==> flow/design.v <==
module fairArb (
	input logic [15:0] bids,
	output logic [15:0] wins,
	input logic get_next_win,
	input logic clk,
	input logic rst
		);
	parameter SIZE = 3;
	parameter S0=3'b000, S1=3'b001, S2=3'b010, S3=3'b011, S4=3'b100, S5=3'b101, S6=3'b110;
	logic [SIZE-1:0] state;
	logic [SIZE-1:0] next_state;
	logic [3:0] dec1;
	logic [3:0] dec2;
	logic [15:0] bid1;
	logic [15:0] bid2;
	logic [15:0] b [15:0];
	logic [15:0] d [15:0];
	logic [15:0] out_check;
	logic [3:0] new_priority;
	logic [3:0] pr_in;
	logic [15:0] bids_cycle_f;
	logic [3:0] priority_f;
	logic [3:0] priority_d;
	logic [15:0] wins_d;
	logic sB, sD;
	logic [1:0] sC;
	always @ (*) begin
		case (sC)
			2'b00: priority_d = dec2;
			2'b01: priority_d = priority_f;
			2'b10: priority_d = pr_in;
			2'b11: priority_d = 0;
		endcase
	end
	always @ (*) begin
		case (sB)
			1'b0: wins_d = bid1;
			1'b1: wins_d = bid2;
		endcase
	end
	always @ (*) begin
		case (sD)
			1'b0: begin
				bid2 = out_check;
				pr_in = new_priority + 1;
			end
			1'b1: begin
				bid2 = d[priority_f];
				pr_in = priority_f + 1;
			end
		endcase
	end
	always @ (*) begin
		bids_cycle_f = bids;
		next_state = S0;
		new_priority = 4'd0;
		out_check = 16'd0;
		if ((bids_cycle_f & 16'd1) != 16'b0) begin
			bid1 = 16'd1;
		end
		else if ((bids_cycle_f & 16'd2) != 16'b0) begin
			bid1 = 16'd2;
		end
		else if ((bids_cycle_f & 16'd4) != 16'b0) begin
			bid1 = 16'd4;
		end
		else if ((bids_cycle_f & 16'd8) != 16'b0) begin
			bid1 = 16'd8;
		end
		else if ((bids_cycle_f & 16'd16) != 16'b0) begin
			bid1 = 16'd16;
		end
		else if ((bids_cycle_f & 16'd32) != 16'b0) begin
			bid1 = 16'd32;
		end
		else if ((bids_cycle_f & 16'd64) != 16'b0) begin
			bid1 = 16'd64;
		end
		else if ((bids_cycle_f & 16'd128) != 16'b0) begin
			bid1 = 16'd128;
		end
		else if ((bids_cycle_f & 16'd256) != 16'b0) begin
			bid1 = 16'd256;
		end
		else if ((bids_cycle_f & 16'd512) != 16'b0) begin
			bid1 = 16'd512;
		end
		else if ((bids_cycle_f & 16'd1024) != 16'b0) begin
			bid1 = 16'd1024;
		end
		else if ((bids_cycle_f & 16'd2048) != 16'b0) begin
			bid1 = 16'd2048;
		end
		else if ((bids_cycle_f & 16'd4096) != 16'b0) begin
			bid1 = 16'd4096;
		end
		else if ((bids_cycle_f & 16'd8192) != 16'b0) begin
			bid1 = 16'd8192;
		end
		else if ((bids_cycle_f & 16'd16384) != 16'b0) begin
			bid1 = 16'd16384;
		end
		else if ((bids_cycle_f & 16'd32768) != 16'b0) begin
			bid1 = 16'd32768;
		end
		else begin
			bid1 = 0;
		end
		d[0] = bids_cycle_f & 16'd1;
		b[0] = (bids_cycle_f & 16'd1) >> 0;
		d[1] = bids_cycle_f & 16'd2;
		b[1] = (bids_cycle_f & 16'd2) >> 1;
		d[2] = bids_cycle_f & 16'd4;
		b[2] = (bids_cycle_f & 16'd4) >> 2;
		d[3] = bids_cycle_f & 16'd8;
		b[3] = (bids_cycle_f & 16'd8) >> 3;
		d[4] = bids_cycle_f & 16'd16;
		b[4] = (bids_cycle_f & 16'd16) >> 4;
		d[5] = bids_cycle_f & 16'd32;
		b[5] = (bids_cycle_f & 16'd32) >> 5;
		d[6] = bids_cycle_f & 16'd64;
		b[6] = (bids_cycle_f & 16'd64) >> 6;
		d[7] = bids_cycle_f & 16'd128;
		b[7] = (bids_cycle_f & 16'd128) >> 7;
		d[8] = bids_cycle_f & 16'd256;
		b[8] = (bids_cycle_f & 16'd256) >> 8;
		d[9] = bids_cycle_f & 16'd512;
		b[9] = (bids_cycle_f & 16'd512) >> 9;
		d[10] = bids_cycle_f & 16'd1024;
		b[10] = (bids_cycle_f & 16'd1024) >> 10;
		d[11] = bids_cycle_f & 16'd2048;
		b[11] = (bids_cycle_f & 16'd2048) >> 11;
		d[12] = bids_cycle_f & 16'd4096;
		b[12] = (bids_cycle_f & 16'd4096) >> 12;
		d[13] = bids_cycle_f & 16'd8192;
		b[13] = (bids_cycle_f & 16'd8192) >> 13;
		d[14] = bids_cycle_f & 16'd16384;
		b[14] = (bids_cycle_f & 16'd16384) >> 14;
		d[15] = bids_cycle_f & 16'd32768;
		b[15] = (bids_cycle_f & 16'd32768) >> 15;
                case (wins_d)
                16'd1: begin
                        dec1 = 0;
                end
                16'd2: begin
                        dec1 = 1;
                end
                16'd4: begin
                        dec1 = 2;
                end
                16'd8: begin
                        dec1 = 3;
                end
                16'd16: begin
                        dec1 = 4;
                end
                16'd32: begin
                        dec1 = 5;
                end
                16'd64: begin
                        dec1 = 6;
                end
                16'd128: begin
                        dec1 = 7;
                end
                16'd256: begin
                        dec1 = 8;
                end
                16'd512: begin
                        dec1 = 9;
                end
                16'd1024: begin
                        dec1 = 10;
                end
                16'd2048: begin
                        dec1 = 11;
                end
                16'd4096: begin
                        dec1 = 12;
                end
                16'd8192: begin
                        dec1 = 13;
                end
                16'd16384: begin
                        dec1 = 14;
                end
                16'd32768: begin
                        dec1 = 15;
                end
                default: begin
                        dec1 = 0;
                end
                endcase
		dec2 = dec1 + 1'b1;
		sD = b[priority_f] & 1'b1;
		if (bids_cycle_f == 16'b0) begin
			out_check = 16'b0;
			new_priority = new_priority;
		end
		else begin
			case (priority_f)
			5'd0: begin
			case (1'b1)
			b[1]: begin
			  new_priority = 1;
			  out_check = d[1];
			end
			b[2]: begin
			  new_priority = 2;
			  out_check = d[2];
			end
			b[3]: begin
			  new_priority = 3;
			  out_check = d[3];
			end
			b[4]: begin
			  new_priority = 4;
			  out_check = d[4];
			end
			b[5]: begin
			  new_priority = 5;
			  out_check = d[5];
			end
			b[6]: begin
			  new_priority = 6;
			  out_check = d[6];
			end
			b[7]: begin
			  new_priority = 7;
			  out_check = d[7];
			end
			b[8]: begin
			  new_priority = 8;
			  out_check = d[8];
			end
			b[9]: begin
			  new_priority = 9;
			  out_check = d[9];
			end
			b[10]: begin
			  new_priority = 10;
			  out_check = d[10];
			end
			b[11]: begin
			  new_priority = 11;
			  out_check = d[11];
			end
			b[12]: begin
			  new_priority = 12;
			  out_check = d[12];
			end
			b[13]: begin
			  new_priority = 13;
			  out_check = d[13];
			end
			b[14]: begin
			  new_priority = 14;
			  out_check = d[14];
			end
			b[15]: begin
			  new_priority = 15;
			  out_check = d[15];
			end
			endcase
			end
			5'd1: begin
			case (1'b1)
			b[2]: begin
			  new_priority = 2;
			  out_check = d[2];
			end
			b[3]: begin
			  new_priority = 3;
			  out_check = d[3];
			end
			b[4]: begin
			  new_priority = 4;
			  out_check = d[4];
			end
			b[5]: begin
			  new_priority = 5;
			  out_check = d[5];
			end
			b[6]: begin
			  new_priority = 6;
			  out_check = d[6];
			end
			b[7]: begin
			  new_priority = 7;
			  out_check = d[7];
			end
			b[8]: begin
			  new_priority = 8;
			  out_check = d[8];
			end
			b[9]: begin
			  new_priority = 9;
			  out_check = d[9];
			end
			b[10]: begin
			  new_priority = 10;
			  out_check = d[10];
			end
			b[11]: begin
			  new_priority = 11;
			  out_check = d[11];
			end
			b[12]: begin
			  new_priority = 12;
			  out_check = d[12];
			end
			b[13]: begin
			  new_priority = 13;
			  out_check = d[13];
			end
			b[14]: begin
			  new_priority = 14;
			  out_check = d[14];
			end
			b[15]: begin
			  new_priority = 15;
			  out_check = d[15];
			end
			b[0]: begin
			  new_priority = 0;
			  out_check = d[0];
			end
			endcase
			end
			5'd2: begin
			case (1'b1)
			b[3]: begin
			  new_priority = 3;
			  out_check = d[3];
			end
			b[4]: begin
			  new_priority = 4;
			  out_check = d[4];
			end
			b[5]: begin
			  new_priority = 5;
			  out_check = d[5];
			end
			b[6]: begin
			  new_priority = 6;
			  out_check = d[6];
			end
			b[7]: begin
			  new_priority = 7;
			  out_check = d[7];
			end
			b[8]: begin
			  new_priority = 8;
			  out_check = d[8];
			end
			b[9]: begin
			  new_priority = 9;
			  out_check = d[9];
			end
			b[10]: begin
			  new_priority = 10;
			  out_check = d[10];
			end
			b[11]: begin
			  new_priority = 11;
			  out_check = d[11];
			end
			b[12]: begin
			  new_priority = 12;
			  out_check = d[12];
			end
			b[13]: begin
			  new_priority = 13;
			  out_check = d[13];
			end
			b[14]: begin
			  new_priority = 14;
			  out_check = d[14];
			end
			b[15]: begin
			  new_priority = 15;
			  out_check = d[15];
			end
			b[0]: begin
			  new_priority = 0;
			  out_check = d[0];
			end
			b[1]: begin
			  new_priority = 1;
			  out_check = d[1];
			end
			endcase
			end
			5'd3: begin
			case (1'b1)
			b[4]: begin
			  new_priority = 4;
			  out_check = d[4];
			end
			b[5]: begin
			  new_priority = 5;
			  out_check = d[5];
			end
			b[6]: begin
			  new_priority = 6;
			  out_check = d[6];
			end
			b[7]: begin
			  new_priority = 7;
			  out_check = d[7];
			end
			b[8]: begin
			  new_priority = 8;
			  out_check = d[8];
			end
			b[9]: begin
			  new_priority = 9;
			  out_check = d[9];
			end
			b[10]: begin
			  new_priority = 10;
			  out_check = d[10];
			end
			b[11]: begin
			  new_priority = 11;
			  out_check = d[11];
			end
			b[12]: begin
			  new_priority = 12;
			  out_check = d[12];
			end
			b[13]: begin
			  new_priority = 13;
			  out_check = d[13];
			end
			b[14]: begin
			  new_priority = 14;
			  out_check = d[14];
			end
			b[15]: begin
			  new_priority = 15;
			  out_check = d[15];
			end
			b[0]: begin
			  new_priority = 0;
			  out_check = d[0];
			end
			b[1]: begin
			  new_priority = 1;
			  out_check = d[1];
			end
			b[2]: begin
			  new_priority = 2;
			  out_check = d[2];
			end
			endcase
			end
			5'd4: begin
			case (1'b1)
			b[5]: begin
			  new_priority = 5;
			  out_check = d[5];
			end
			b[6]: begin
			  new_priority = 6;
			  out_check = d[6];
			end
			b[7]: begin
			  new_priority = 7;
			  out_check = d[7];
			end
			b[8]: begin
			  new_priority = 8;
			  out_check = d[8];
			end
			b[9]: begin
			  new_priority = 9;
			  out_check = d[9];
			end
			b[10]: begin
			  new_priority = 10;
			  out_check = d[10];
			end
			b[11]: begin
			  new_priority = 11;
			  out_check = d[11];
			end
			b[12]: begin
			  new_priority = 12;
			  out_check = d[12];
			end
			b[13]: begin
			  new_priority = 13;
			  out_check = d[13];
			end
			b[14]: begin
			  new_priority = 14;
			  out_check = d[14];
			end
			b[15]: begin
			  new_priority = 15;
			  out_check = d[15];
			end
			b[0]: begin
			  new_priority = 0;
			  out_check = d[0];
			end
			b[1]: begin
			  new_priority = 1;
			  out_check = d[1];
			end
			b[2]: begin
			  new_priority = 2;
			  out_check = d[2];
			end
			b[3]: begin
			  new_priority = 3;
			  out_check = d[3];
			end
			endcase
			end
			5'd5: begin
			case (1'b1)
			b[6]: begin
			  new_priority = 6;
			  out_check = d[6];
			end
			b[7]: begin
			  new_priority = 7;
			  out_check = d[7];
			end
			b[8]: begin
			  new_priority = 8;
			  out_check = d[8];
			end
			b[9]: begin
			  new_priority = 9;
			  out_check = d[9];
			end
			b[10]: begin
			  new_priority = 10;
			  out_check = d[10];
			end
			b[11]: begin
			  new_priority = 11;
			  out_check = d[11];
			end
			b[12]: begin
			  new_priority = 12;
			  out_check = d[12];
			end
			b[13]: begin
			  new_priority = 13;
			  out_check = d[13];
			end
			b[14]: begin
			  new_priority = 14;
			  out_check = d[14];
			end
			b[15]: begin
			  new_priority = 15;
			  out_check = d[15];
			end
			b[0]: begin
			  new_priority = 0;
			  out_check = d[0];
			end
			b[1]: begin
			  new_priority = 1;
			  out_check = d[1];
			end
			b[2]: begin
			  new_priority = 2;
			  out_check = d[2];
			end
			b[3]: begin
			  new_priority = 3;
			  out_check = d[3];
			end
			b[4]: begin
			  new_priority = 4;
			  out_check = d[4];
			end
			endcase
			end
			5'd6: begin
			case (1'b1)
			b[7]: begin
			  new_priority = 7;
			  out_check = d[7];
			end
			b[8]: begin
			  new_priority = 8;
			  out_check = d[8];
			end
			b[9]: begin
			  new_priority = 9;
			  out_check = d[9];
			end
			b[10]: begin
			  new_priority = 10;
			  out_check = d[10];
			end
			b[11]: begin
			  new_priority = 11;
			  out_check = d[11];
			end
			b[12]: begin
			  new_priority = 12;
			  out_check = d[12];
			end
			b[13]: begin
			  new_priority = 13;
			  out_check = d[13];
			end
			b[14]: begin
			  new_priority = 14;
			  out_check = d[14];
			end
			b[15]: begin
			  new_priority = 15;
			  out_check = d[15];
			end
			b[0]: begin
			  new_priority = 0;
			  out_check = d[0];
			end
			b[1]: begin
			  new_priority = 1;
			  out_check = d[1];
			end
			b[2]: begin
			  new_priority = 2;
			  out_check = d[2];
			end
			b[3]: begin
			  new_priority = 3;
			  out_check = d[3];
			end
			b[4]: begin
			  new_priority = 4;
			  out_check = d[4];
			end
			b[5]: begin
			  new_priority = 5;
			  out_check = d[5];
			end
			endcase
			end
			5'd7: begin
			case (1'b1)
			b[8]: begin
			  new_priority = 8;
			  out_check = d[8];
			end
			b[9]: begin
			  new_priority = 9;
			  out_check = d[9];
			end
			b[10]: begin
			  new_priority = 10;
			  out_check = d[10];
			end
			b[11]: begin
			  new_priority = 11;
			  out_check = d[11];
			end
			b[12]: begin
			  new_priority = 12;
			  out_check = d[12];
			end
			b[13]: begin
			  new_priority = 13;
			  out_check = d[13];
			end
			b[14]: begin
			  new_priority = 14;
			  out_check = d[14];
			end
			b[15]: begin
			  new_priority = 15;
			  out_check = d[15];
			end
			b[0]: begin
			  new_priority = 0;
			  out_check = d[0];
			end
			b[1]: begin
			  new_priority = 1;
			  out_check = d[1];
			end
			b[2]: begin
			  new_priority = 2;
			  out_check = d[2];
			end
			b[3]: begin
			  new_priority = 3;
			  out_check = d[3];
			end
			b[4]: begin
			  new_priority = 4;
			  out_check = d[4];
			end
			b[5]: begin
			  new_priority = 5;
			  out_check = d[5];
			end
			b[6]: begin
			  new_priority = 6;
			  out_check = d[6];
			end
			endcase
			end
			5'd8: begin
			case (1'b1)
			b[9]: begin
			  new_priority = 9;
			  out_check = d[9];
			end
			b[10]: begin
			  new_priority = 10;
			  out_check = d[10];
			end
			b[11]: begin
			  new_priority = 11;
			  out_check = d[11];
			end
			b[12]: begin
			  new_priority = 12;
			  out_check = d[12];
			end
			b[13]: begin
			  new_priority = 13;
			  out_check = d[13];
			end
			b[14]: begin
			  new_priority = 14;
			  out_check = d[14];
			end
			b[15]: begin
			  new_priority = 15;
			  out_check = d[15];
			end
			b[0]: begin
			  new_priority = 0;
			  out_check = d[0];
			end
			b[1]: begin
			  new_priority = 1;
			  out_check = d[1];
			end
			b[2]: begin
			  new_priority = 2;
			  out_check = d[2];
			end
			b[3]: begin
			  new_priority = 3;
			  out_check = d[3];
			end
			b[4]: begin
			  new_priority = 4;
			  out_check = d[4];
			end
			b[5]: begin
			  new_priority = 5;
			  out_check = d[5];
			end
			b[6]: begin
			  new_priority = 6;
			  out_check = d[6];
			end
			b[7]: begin
			  new_priority = 7;
			  out_check = d[7];
			end
			endcase
			end
			5'd9: begin
			case (1'b1)
			b[10]: begin
			  new_priority = 10;
			  out_check = d[10];
			end
			b[11]: begin
			  new_priority = 11;
			  out_check = d[11];
			end
			b[12]: begin
			  new_priority = 12;
			  out_check = d[12];
			end
			b[13]: begin
			  new_priority = 13;
			  out_check = d[13];
			end
			b[14]: begin
			  new_priority = 14;
			  out_check = d[14];
			end
			b[15]: begin
			  new_priority = 15;
			  out_check = d[15];
			end
			b[0]: begin
			  new_priority = 0;
			  out_check = d[0];
			end
			b[1]: begin
			  new_priority = 1;
			  out_check = d[1];
			end
			b[2]: begin
			  new_priority = 2;
			  out_check = d[2];
			end
			b[3]: begin
			  new_priority = 3;
			  out_check = d[3];
			end
			b[4]: begin
			  new_priority = 4;
			  out_check = d[4];
			end
			b[5]: begin
			  new_priority = 5;
			  out_check = d[5];
			end
			b[6]: begin
			  new_priority = 6;
			  out_check = d[6];
			end
			b[7]: begin
			  new_priority = 7;
			  out_check = d[7];
			end
			b[8]: begin
			  new_priority = 8;
			  out_check = d[8];
			end
			endcase
			end
			5'd10: begin
			case (1'b1)
			b[11]: begin
			  new_priority = 11;
			  out_check = d[11];
			end
			b[12]: begin
			  new_priority = 12;
			  out_check = d[12];
			end
			b[13]: begin
			  new_priority = 13;
			  out_check = d[13];
			end
			b[14]: begin
			  new_priority = 14;
			  out_check = d[14];
			end
			b[15]: begin
			  new_priority = 15;
			  out_check = d[15];
			end
			b[0]: begin
			  new_priority = 0;
			  out_check = d[0];
			end
			b[1]: begin
			  new_priority = 1;
			  out_check = d[1];
			end
			b[2]: begin
			  new_priority = 2;
			  out_check = d[2];
			end
			b[3]: begin
			  new_priority = 3;
			  out_check = d[3];
			end
			b[4]: begin
			  new_priority = 4;
			  out_check = d[4];
			end
			b[5]: begin
			  new_priority = 5;
			  out_check = d[5];
			end
			b[6]: begin
			  new_priority = 6;
			  out_check = d[6];
			end
			b[7]: begin
			  new_priority = 7;
			  out_check = d[7];
			end
			b[8]: begin
			  new_priority = 8;
			  out_check = d[8];
			end
			b[9]: begin
			  new_priority = 9;
			  out_check = d[9];
			end
			endcase
			end
			5'd11: begin
			case (1'b1)
			b[12]: begin
			  new_priority = 12;
			  out_check = d[12];
			end
			b[13]: begin
			  new_priority = 13;
			  out_check = d[13];
			end
			b[14]: begin
			  new_priority = 14;
			  out_check = d[14];
			end
			b[15]: begin
			  new_priority = 15;
			  out_check = d[15];
			end
			b[0]: begin
			  new_priority = 0;
			  out_check = d[0];
			end
			b[1]: begin
			  new_priority = 1;
			  out_check = d[1];
			end
			b[2]: begin
			  new_priority = 2;
			  out_check = d[2];
			end
			b[3]: begin
			  new_priority = 3;
			  out_check = d[3];
			end
			b[4]: begin
			  new_priority = 4;
			  out_check = d[4];
			end
			b[5]: begin
			  new_priority = 5;
			  out_check = d[5];
			end
			b[6]: begin
			  new_priority = 6;
			  out_check = d[6];
			end
			b[7]: begin
			  new_priority = 7;
			  out_check = d[7];
			end
			b[8]: begin
			  new_priority = 8;
			  out_check = d[8];
			end
			b[9]: begin
			  new_priority = 9;
			  out_check = d[9];
			end
			b[10]: begin
			  new_priority = 10;
			  out_check = d[10];
			end
			endcase
			end
			5'd12: begin
			case (1'b1)
			b[13]: begin
			  new_priority = 13;
			  out_check = d[13];
			end
			b[14]: begin
			  new_priority = 14;
			  out_check = d[14];
			end
			b[15]: begin
			  new_priority = 15;
			  out_check = d[15];
			end
			b[0]: begin
			  new_priority = 0;
			  out_check = d[0];
			end
			b[1]: begin
			  new_priority = 1;
			  out_check = d[1];
			end
			b[2]: begin
			  new_priority = 2;
			  out_check = d[2];
			end
			b[3]: begin
			  new_priority = 3;
			  out_check = d[3];
			end
			b[4]: begin
			  new_priority = 4;
			  out_check = d[4];
			end
			b[5]: begin
			  new_priority = 5;
			  out_check = d[5];
			end
			b[6]: begin
			  new_priority = 6;
			  out_check = d[6];
			end
			b[7]: begin
			  new_priority = 7;
			  out_check = d[7];
			end
			b[8]: begin
			  new_priority = 8;
			  out_check = d[8];
			end
			b[9]: begin
			  new_priority = 9;
			  out_check = d[9];
			end
			b[10]: begin
			  new_priority = 10;
			  out_check = d[10];
			end
			b[11]: begin
			  new_priority = 11;
			  out_check = d[11];
			end
			endcase
			end
			5'd13: begin
			case (1'b1)
			b[14]: begin
			  new_priority = 14;
			  out_check = d[14];
			end
			b[15]: begin
			  new_priority = 15;
			  out_check = d[15];
			end
			b[0]: begin
			  new_priority = 0;
			  out_check = d[0];
			end
			b[1]: begin
			  new_priority = 1;
			  out_check = d[1];
			end
			b[2]: begin
			  new_priority = 2;
			  out_check = d[2];
			end
			b[3]: begin
			  new_priority = 3;
			  out_check = d[3];
			end
			b[4]: begin
			  new_priority = 4;
			  out_check = d[4];
			end
			b[5]: begin
			  new_priority = 5;
			  out_check = d[5];
			end
			b[6]: begin
			  new_priority = 6;
			  out_check = d[6];
			end
			b[7]: begin
			  new_priority = 7;
			  out_check = d[7];
			end
			b[8]: begin
			  new_priority = 8;
			  out_check = d[8];
			end
			b[9]: begin
			  new_priority = 9;
			  out_check = d[9];
			end
			b[10]: begin
			  new_priority = 10;
			  out_check = d[10];
			end
			b[11]: begin
			  new_priority = 11;
			  out_check = d[11];
			end
			b[12]: begin
			  new_priority = 12;
			  out_check = d[12];
			end
			endcase
			end
			5'd14: begin
			case (1'b1)
			b[15]: begin
			  new_priority = 15;
			  out_check = d[15];
			end
			b[0]: begin
			  new_priority = 0;
			  out_check = d[0];
			end
			b[1]: begin
			  new_priority = 1;
			  out_check = d[1];
			end
			b[2]: begin
			  new_priority = 2;
			  out_check = d[2];
			end
			b[3]: begin
			  new_priority = 3;
			  out_check = d[3];
			end
			b[4]: begin
			  new_priority = 4;
			  out_check = d[4];
			end
			b[5]: begin
			  new_priority = 5;
			  out_check = d[5];
			end
			b[6]: begin
			  new_priority = 6;
			  out_check = d[6];
			end
			b[7]: begin
			  new_priority = 7;
			  out_check = d[7];
			end
			b[8]: begin
			  new_priority = 8;
			  out_check = d[8];
			end
			b[9]: begin
			  new_priority = 9;
			  out_check = d[9];
			end
			b[10]: begin
			  new_priority = 10;
			  out_check = d[10];
			end
			b[11]: begin
			  new_priority = 11;
			  out_check = d[11];
			end
			b[12]: begin
			  new_priority = 12;
			  out_check = d[12];
			end
			b[13]: begin
			  new_priority = 13;
			  out_check = d[13];
			end
			endcase
			end
			5'd15: begin
			case (1'b1)
			b[0]: begin
			  new_priority = 0;
			  out_check = d[0];
			end
			b[1]: begin
			  new_priority = 1;
			  out_check = d[1];
			end
			b[2]: begin
			  new_priority = 2;
			  out_check = d[2];
			end
			b[3]: begin
			  new_priority = 3;
			  out_check = d[3];
			end
			b[4]: begin
			  new_priority = 4;
			  out_check = d[4];
			end
			b[5]: begin
			  new_priority = 5;
			  out_check = d[5];
			end
			b[6]: begin
			  new_priority = 6;
			  out_check = d[6];
			end
			b[7]: begin
			  new_priority = 7;
			  out_check = d[7];
			end
			b[8]: begin
			  new_priority = 8;
			  out_check = d[8];
			end
			b[9]: begin
			  new_priority = 9;
			  out_check = d[9];
			end
			b[10]: begin
			  new_priority = 10;
			  out_check = d[10];
			end
			b[11]: begin
			  new_priority = 11;
			  out_check = d[11];
			end
			b[12]: begin
			  new_priority = 12;
			  out_check = d[12];
			end
			b[13]: begin
			  new_priority = 13;
			  out_check = d[13];
			end
			b[14]: begin
			  new_priority = 14;
			  out_check = d[14];
			end
			endcase
			end
			endcase
		end
        case (state)
        S0: begin
			sB = 0;
			sC = 2'b11;
			next_state = S1;
        end
        S1: begin
			sB = 0;
			sC = 2'b00;
			next_state = S2;
		end
		S2: begin
			sB = 1;
			if (get_next_win == 1)  begin
				if (bids_cycle_f == 16'b0) begin
					sC = 2'b01;
				end
				else begin
					sC = 2'b10;
				end
			end
			else begin
				sC = 2'b01;
			end
			next_state = S2;
		end
		default: begin
			sC = 2'b11;
			sB = 0;
		end
		endcase
	end
	always @ (posedge clk) begin
		if (~rst) begin
			wins <= 0;
		end
		else begin
			wins <= wins_d;
		end
	end
	always @ (posedge clk) begin
		if (~rst) begin
			priority_f <= 0;
		end
		else begin
			priority_f <= priority_d;
		end
	end
	always @ (posedge clk) begin
		if (~rst) begin
			state <= S0;
		end
		else begin
			state <= next_state;
		end
	end
endmodule
# Tool chain data of fairArb
# Module fairArb before and after one edit of its RTL, step after step.
# Lines under "before" count in the file above, lines under "after" in the edited file.
# "change" is "after" less "before", of the values as shown; "rel_change_pct" is that difference over "before", in percent.
# Library cell names are shortened.
# The mark -- stands for no value.
[inputs]
top_module = "fairArb"
clk_port = "clk"
lib = "sky130hd"
pvt_corner = "tt_025C_1v80"

# Diff
# The edit as a unified diff against the file above.
# A script made this edit. It changes what the design does and was not meant as an optimisation.
# begin of diff
@@ -2,8 +2,10 @@
 	input logic [15:0] bids,
 	output logic [15:0] wins,
-	input logic get_next_win,
+	input logic get_next_win_pad,
 	input logic clk,
 	input logic rst
 		);
+	reg get_next_win;
+	always @(posedge clk) get_next_win <= get_next_win_pad;
 	parameter SIZE = 3;
 	parameter S0=3'b000, S1=3'b001, S2=3'b010, S3=3'b011, S4=3'b100, S5=3'b101, S6=3'b110;
# end of diff

# After elaboration
# Yosys after proc, flatten, opt, wreduce and memory -nomap, before mapping. Print and check cells are not counted. Equal cells are merged and count once.
[bits]
columns = ["element", "before", "after", "change", "rel_change_pct"]
rows = [
  ["register_bits", 23, 24, 1, 4.35],
  ["inputBits", 19, 19, 0, 0.00],
  ["out_inout_bits", 16, 16, 0, 0.00],
  ["word_cells", 530, 531, 1, 0.19],
]
[op_classes]
columns = ["element", "before", "after", "change", "rel_change_pct"]
rows = [
  ["addsub", 3, 3, 0, 0.00],
  ["n_eq", 35, 35, 0, 0.00],
  ["n_mux", 482, 482, 0, 0.00],
  ["n_logic", 2, 2, 0, 0.00],
  ["n_reduce_logical", 5, 5, 0, 0.00],
]
[op_table]
columns = ["cell", "before", "after", "change", "rel_change_pct"]
rows = [
  ["2-to-1 mux 4 bit", 195, 195, 0, 0.00],
  ["2-to-1 mux 16 bit", 122, 122, 0, 0.00],
  ["2-to-1 mux 3 bit", 29, 29, 0, 0.00],
  ["2-to-1 mux 15 bit", 15, 15, 0, 0.00],
  ["2-to-1 mux 14 bit", 14, 14, 0, 0.00],
  ["2-to-1 mux 13 bit", 13, 13, 0, 0.00],
  ["2-to-1 mux 12 bit", 12, 12, 0, 0.00],
  ["2-to-1 mux 11 bit", 11, 11, 0, 0.00],
  ["2-to-1 mux 2 bit", 11, 11, 0, 0.00],
  ["2-to-1 mux 10 bit", 10, 10, 0, 0.00],
  ["2-to-1 mux 9 bit", 9, 9, 0, 0.00],
  ["equality test 4 bit (second input constant)", 8, 8, 0, 0.00],
  ["2-to-1 mux 8 bit", 8, 8, 0, 0.00],
  ["2-to-1 mux 7 bit", 7, 7, 0, 0.00],
  ["2-to-1 mux 6 bit", 6, 6, 0, 0.00],
  ["2-to-1 mux 5 bit", 5, 5, 0, 0.00],
  ["equality test 4 x 3 -> 1 bit (second input constant)", 4, 4, 0, 0.00],
  ["2-to-1 mux 1 bit", 4, 4, 0, 0.00],
  ["adder 4 x 1 -> 4 bit (second input constant)", 3, 3, 0, 0.00],
  ["equality test 2 bit (second input constant)", 2, 2, 0, 0.00],
  ["equality test 4 x 2 -> 1 bit (second input constant)", 2, 2, 0, 0.00],
  ["inverter 1 bit", 2, 2, 0, 0.00],
  ["case mux 16 bit (select 16 bit)", 2, 2, 0, 0.00],
  ["case mux 16 bit (select 2 bit)", 2, 2, 0, 0.00],
  ["case mux 2 bit (select 2 bit)", 2, 2, 0, 0.00],
  ["equality test 16 x 10 -> 1 bit (second input constant)", 1, 1, 0, 0.00],
  ["equality test 16 x 11 -> 1 bit (second input constant)", 1, 1, 0, 0.00],
  ["equality test 16 x 12 -> 1 bit (second input constant)", 1, 1, 0, 0.00],
]
# Not every row of either side is listed.

# Logic depth
# Yosys ltp: most cells in a row. Word level: on the elaborated netlist, between registers, memories and ports. Mapped: between sequential cells and ports; inverters and the memories' decode and read muxes count.
[logic_depth]
columns = ["element", "before", "after", "change", "rel_change_pct"]
rows = [
  ["depth_word", 23, 23, 0, 0.00],
  ["abc_area", "0", "0", "--", "--"],
  ["mapped_depth", 17, 15, -2, -11.76],
  ["mapped_depth_nobuf", 15, 12, -3, -20.00],
]

# Mapped cells and area
# Yosys stat after the flow's synthesis: flattened, memories mapped to cells. It holds for the ABC_AREA given above (unset counts as 0); a run with the other value may have another netlist.
[types]
columns = ["type", "before", "after", "change", "rel_change_pct"]
rows = [
  ["nor2_1", 31, 46, 15, 48.39],
  ["clkbuf_1", 14, 28, 14, 100.00],
  ["nand2_1", 32, 38, 6, 18.75],
  ["o22ai_1", 1, 7, 6, 600.00],
  ["a21oi_1", 25, 30, 5, 20.00],
  ["a221oi_1", 0, 5, 5, "--"],
  ["nand4_1", 9, 5, -4, -44.44],
  ["nor3b_1", 7, 3, -4, -57.14],
  ["a21o_1", 5, 1, -4, -80.00],
  ["o21ai_1", 4, 0, -4, -100.00],
  ["nand3_1", 18, 21, 3, 16.67],
  ["inv_1", 10, 13, 3, 30.00],
  ["a21oi_2", 3, 0, -3, -100.00],
  ["a41oi_1", 3, 0, -3, -100.00],
  ["buf_4", 3, 0, -3, -100.00],
  ["o2111ai_1", 3, 0, -3, -100.00],
  ["o211ai_2", 3, 0, -3, -100.00],
  ["or4_1", 1, 4, 3, 300.00],
]
# Not every row of either side is listed.
[synth_totals]
columns = ["element", "before", "after", "change", "rel_change_pct"]
rows = [
  ["cells", 379, 416, 37, 9.76],
  ["area_um2", 2695.1, 2889.0, 193.9, 7.19],
  ["flip_flops", 23, 24, 1, 4.35],
  ["n_buf", 31, 39, 8, 25.81],
]

# Path before layout
# Path of least setup slack by OpenSTA after synthesis, without wires, with an ideal clock, recovery checks aside; 20% of the period is set as input and as output delay. Where synthesis merged equal registers, the netlist keeps one of their names.
[synth_path]
columns = ["element", "before", "after", "change", "rel_change_pct"]
rows = [
  ["path_kind", "input -> register", "input -> register", "--", "--"],
  ["from", "input port bids[2]", "input port bids[6]", "--", "--"],
  ["to", "register priority_f[2]", "register priority_f[1]", "--", "--"],
  ["clock_period_ns", 4.0, 4.0, 0.0, 0.00],
  ["in_delay_ns", 0.800, 0.800, 0.000, 0.00],
  ["setup_ns", 0.069, 0.127, 0.058, "--"],
  ["launch_ns", 0.800, 0.800, 0.000, 0.00],
  ["arrival_time_ns", 3.343, 3.383, 0.040, 1.20],
  ["required_ns", 3.931, 3.873, -0.058, -1.48],
  ["slack_ns", 0.588, 0.490, -0.098, "--"],
  ["path_delay_ns", 2.612, 2.710, 0.098, 3.75],
  ["stages", 14, 15, 1, 7.14],
  ["n_path_buf", 1, 3, 2, 200.00],
  ["synth_period_reached_ns", 3.412, 3.51, 0.098, 2.87],
]
# "path_delay_ns" is the arrival time less input delay plus setup time.
# "stages": output pins that drive a net of the path, with the launching flip-flop's if there is one; two outputs of one cell count as two.
# "synth_period_reached_ns" is the clock period less the worst setup slack; recovery checks do not enter. This is arithmetic on one report: input and output delays are still those of the set period (20% each).
# The rows between start and end are the longest chain of elaborated cells between them; the timing report does not say that the signal goes this way. Where chains are equally long, one stands for them.
# A line is the first line of the expression or statement that the cell stems from. Yosys adds cells for indexed reads and writes and turns some case tables into memories.
[synth_between_before]
cell_sequence = "buf_6 or3b_1 a2111o_1 o2111ai_1 a211oi_1 o311a_1 nor3_1 nor2_1 nand4_1 ha_1 inv_1 and4b_1 a211o_1 a21oi_2"
elab_chain_len = 23
cells_between = 277
classes_between = "add/sub (2); eq/ne (18); mux (254); logic (1); reduce/logical (2)"
[synth_rtl_before]
columns = ["element", "line", "source"]
rows = [
  ["start: declaration", 2, "input logic [15:0] bids,"],
  ["2-to-1 mux 3 bit x3", 395, "case (1'b1)"],
  ["2-to-1 mux 16 bit x12", 395, ""],
  ["case mux 16 bit (select 16 bit)", 201, "case (priority_f)"],
  ["2-to-1 mux 16 bit", 196, "if (bids_cycle_f == 16'b0) begin"],
  ["case mux 16 bit (select 2 bit)", 42, "case (sD)"],
  ["case mux 16 bit (select 2 bit)", 36, "case (sB)"],
  ["equality test 16 bit", 141, "case (wins_d)"],
  ["case mux 4 bit (select 15 bit)", 141, ""],
  ["adder 4 x 1 -> 4 bit", 194, "dec2 = dec1 + 1'b1;"],
  ["case mux 4 bit (select 3 bit)", 28, "case (sC)"],
  ["end: assignment", 1270, "priority_f <= 0;"],
  ["end: assignment", 1273, "priority_f <= priority_d;"],
  ["end: declaration", 22, "logic [3:0] priority_f;"],
]
[synth_between_after]
cell_sequence = "buf_2 or4_1 buf_2 nor4_4 a211oi_2 nand2_2 buf_6 o21ai_2 a211o_1 nand3b_1 nor3_2 inv_1 ha_1 a22oi_1 nor2_1"
elab_chain_len = 23
cells_between = 273
classes_between = "add/sub (2); eq/ne (18); mux (250); logic (1); reduce/logical (2)"
[synth_rtl_after]
columns = ["element", "line", "source"]
rows = [
  ["start: declaration", 2, "input logic [15:0] bids,"],
  ["2-to-1 mux 7 bit x7", 653, "case (1'b1)"],
  ["2-to-1 mux 16 bit x8", 653, ""],
  ["case mux 16 bit (select 16 bit)", 203, "case (priority_f)"],
  ["2-to-1 mux 16 bit", 198, "if (bids_cycle_f == 16'b0) begin"],
  ["case mux 16 bit (select 2 bit)", 44, "case (sD)"],
  ["case mux 16 bit (select 2 bit)", 38, "case (sB)"],
  ["equality test 16 bit", 143, "case (wins_d)"],
  ["case mux 4 bit (select 15 bit)", 143, ""],
  ["adder 4 x 1 -> 4 bit", 196, "dec2 = dec1 + 1'b1;"],
  ["case mux 4 bit (select 3 bit)", 30, "case (sC)"],
  ["end: assignment", 1272, "priority_f <= 0;"],
  ["end: assignment", 1275, "priority_f <= priority_d;"],
  ["end: declaration", 24, "logic [3:0] priority_f;"],
]

# Timing after layout
# Path of least setup slack in the final report of the runs of pair A (OpenROAD, finished layout, wires in). Where an end is a register, its clock arrival counts in the times.
[layout_path]
columns = ["element", "before", "after", "change", "rel_change_pct"]
rows = [
  ["path_kind", "input -> register", "input -> register", "--", "--"],
  ["from", "input port bids[2]", "input port bids[14]", "--", "--"],
  ["to", "register priority_f[2]", "register priority_f[1]", "--", "--"],
  ["clock_period_ns", 4.0, 4.0, 0.0, 0.00],
  ["in_delay_ns", 0.80, 0.80, 0.00, 0.00],
  ["setup_ns", 0.06, 0.12, 0.06, "--"],
  ["launch_ns", 0.80, 0.80, 0.00, 0.00],
  ["arrival_time_ns", 3.90, 4.05, 0.15, 3.85],
  ["required_ns", 4.20, 4.14, -0.06, -1.43],
  ["slack_ns", 0.31, 0.10, -0.21, "--"],
  ["stages", 15, 14, -1, -6.67],
  ["n_path_buf", 2, 2, 0, 0.00],
]
# The rows between start and end are the longest chain of elaborated cells between them; the timing report does not say that the signal goes this way. Where chains are equally long, one stands for them.
[layout_between_before]
cell_sequence = "clkdlybuf4s50_1 or3b_1 a2111o_1 o2111ai_1 buf_4 a211oi_1 o311a_1 nor3_1 nor2_1 nand4_1 ha_1 inv_1 and4b_1 a211o_1 a21oi_2"
elab_chain_len = 23
cells_between = 277
classes_between = "add/sub (2); eq/ne (18); mux (254); logic (1); reduce/logical (2)"
[layout_rtl_before]
columns = ["element", "line", "source"]
rows = [
  ["start: declaration", 2, "input logic [15:0] bids,"],
  ["2-to-1 mux 3 bit x3", 395, "case (1'b1)"],
  ["2-to-1 mux 16 bit x12", 395, ""],
  ["case mux 16 bit (select 16 bit)", 201, "case (priority_f)"],
  ["2-to-1 mux 16 bit", 196, "if (bids_cycle_f == 16'b0) begin"],
  ["case mux 16 bit (select 2 bit)", 42, "case (sD)"],
  ["case mux 16 bit (select 2 bit)", 36, "case (sB)"],
  ["equality test 16 bit", 141, "case (wins_d)"],
  ["case mux 4 bit (select 15 bit)", 141, ""],
  ["adder 4 x 1 -> 4 bit", 194, "dec2 = dec1 + 1'b1;"],
  ["case mux 4 bit (select 3 bit)", 28, "case (sC)"],
  ["end: assignment", 1270, "priority_f <= 0;"],
  ["end: assignment", 1273, "priority_f <= priority_d;"],
  ["end: declaration", 22, "logic [3:0] priority_f;"],
]
[layout_between_after]
cell_sequence = "clkdlybuf4s50_1 and2_4 mux4_2 a211oi_4 nand2_2 buf_4 or3_1 a32o_2 nand3_2 nor3_4 inv_1 ha_1 a22oi_1 nor2_1"
elab_chain_len = 23
cells_between = 265
classes_between = "add/sub (2); eq/ne (18); mux (242); logic (1); reduce/logical (2)"
[layout_rtl_after]
columns = ["element", "line", "source"]
rows = [
  ["start: declaration", 2, "input logic [15:0] bids,"],
  ["2-to-1 mux 15 bit x15", 1165, "case (1'b1)"],
  ["case mux 16 bit (select 16 bit)", 203, "case (priority_f)"],
  ["2-to-1 mux 16 bit", 198, "if (bids_cycle_f == 16'b0) begin"],
  ["case mux 16 bit (select 2 bit)", 44, "case (sD)"],
  ["case mux 16 bit (select 2 bit)", 38, "case (sB)"],
  ["equality test 16 bit", 143, "case (wins_d)"],
  ["case mux 4 bit (select 15 bit)", 143, ""],
  ["adder 4 x 1 -> 4 bit", 196, "dec2 = dec1 + 1'b1;"],
  ["case mux 4 bit (select 3 bit)", 30, "case (sC)"],
  ["end: assignment", 1272, "priority_f <= 0;"],
  ["end: assignment", 1275, "priority_f <= priority_d;"],
  ["end: declaration", 24, "logic [3:0] priority_f;"],
]

# Flow runs
# Both versions went through the flow (Yosys, OpenROAD) with the same settings in each pair. Constraints: input delay and output delay 20% of the set period each, output load 0.01 pF.
[flow_settings_pair_A]
CORE_UTILIZATION = 40
period_ns = 4.0
CAP_MARGIN = 20
CORE_MARGIN = 2
SLEW_MARGIN = 20
[results_pair_A]
columns = ["element", "before", "after", "change", "rel_change_pct"]
rows = [
  ["synth_chip_area_um2", 2695.1, 2889.0, 193.9, 7.19],
  ["die_footprint_um2", 7410.6, 7918.3, 507.7, 6.85],
  ["cell_area_final_um2", 3547.2, 3849.9, 302.7, 8.53],
  ["fin_ws_ns", 0.309, 0.095, -0.214, "--"],
  ["fin_hold_ws_ns", 0.435, 0.443, 0.008, "--"],
  ["power.total_w", 0.000746, 0.0008865, 0.0001405, 18.83],
  ["achieved_clock_period_ns", 3.691, 3.905, 0.214, 5.80],
]
[flow_settings_pair_B]
CAP_MARGIN = 5
CELL_PAD_IN_SITES_GLOBAL_PLACEMENT = 3
CORE_UTILIZATION = 32
CTS_CLUSTER_DIAMETER = 333
CTS_CLUSTER_SIZE = 79
GPL_ROUTABILITY_DRIVEN = 0
GPL_TIMING_DRIVEN = 0
MAX_ROUTING_LAYER = "met4"
PLACE_DENSITY_LB_ADDON = 0.22
SETUP_SLACK_MARGIN = 1.06
period_ns = 5.56
CORE_MARGIN = 2
SLEW_MARGIN = 20
[results_pair_B]
columns = ["element", "before", "after", "change", "rel_change_pct"]
rows = [
  ["synth_chip_area_um2", 2695.1, 2889.0, 193.9, 7.19],
  ["die_footprint_um2", 9171.9, 9804.0, 632.1, 6.89],
  ["cell_area_final_um2", 3183.1, 3502.1, 319.0, 10.02],
  ["fin_ws_ns", 1.230, 1.173, -0.057, "--"],
  ["fin_hold_ws_ns", 0.438, 0.450, 0.012, "--"],
  ["power.total_w", 0.0005135, 0.0006106, 0.0000971, 18.91],
  ["achieved_clock_period_ns", 4.330, 4.387, 0.057, 1.32],
]
# "achieved_clock_period_ns" = clock period - worst setup slack. The figure is calculated, with input and output delays left at 20% of the set period.
# "power.total_w": no workload was simulated; the value follows from the tool's default switching activity.
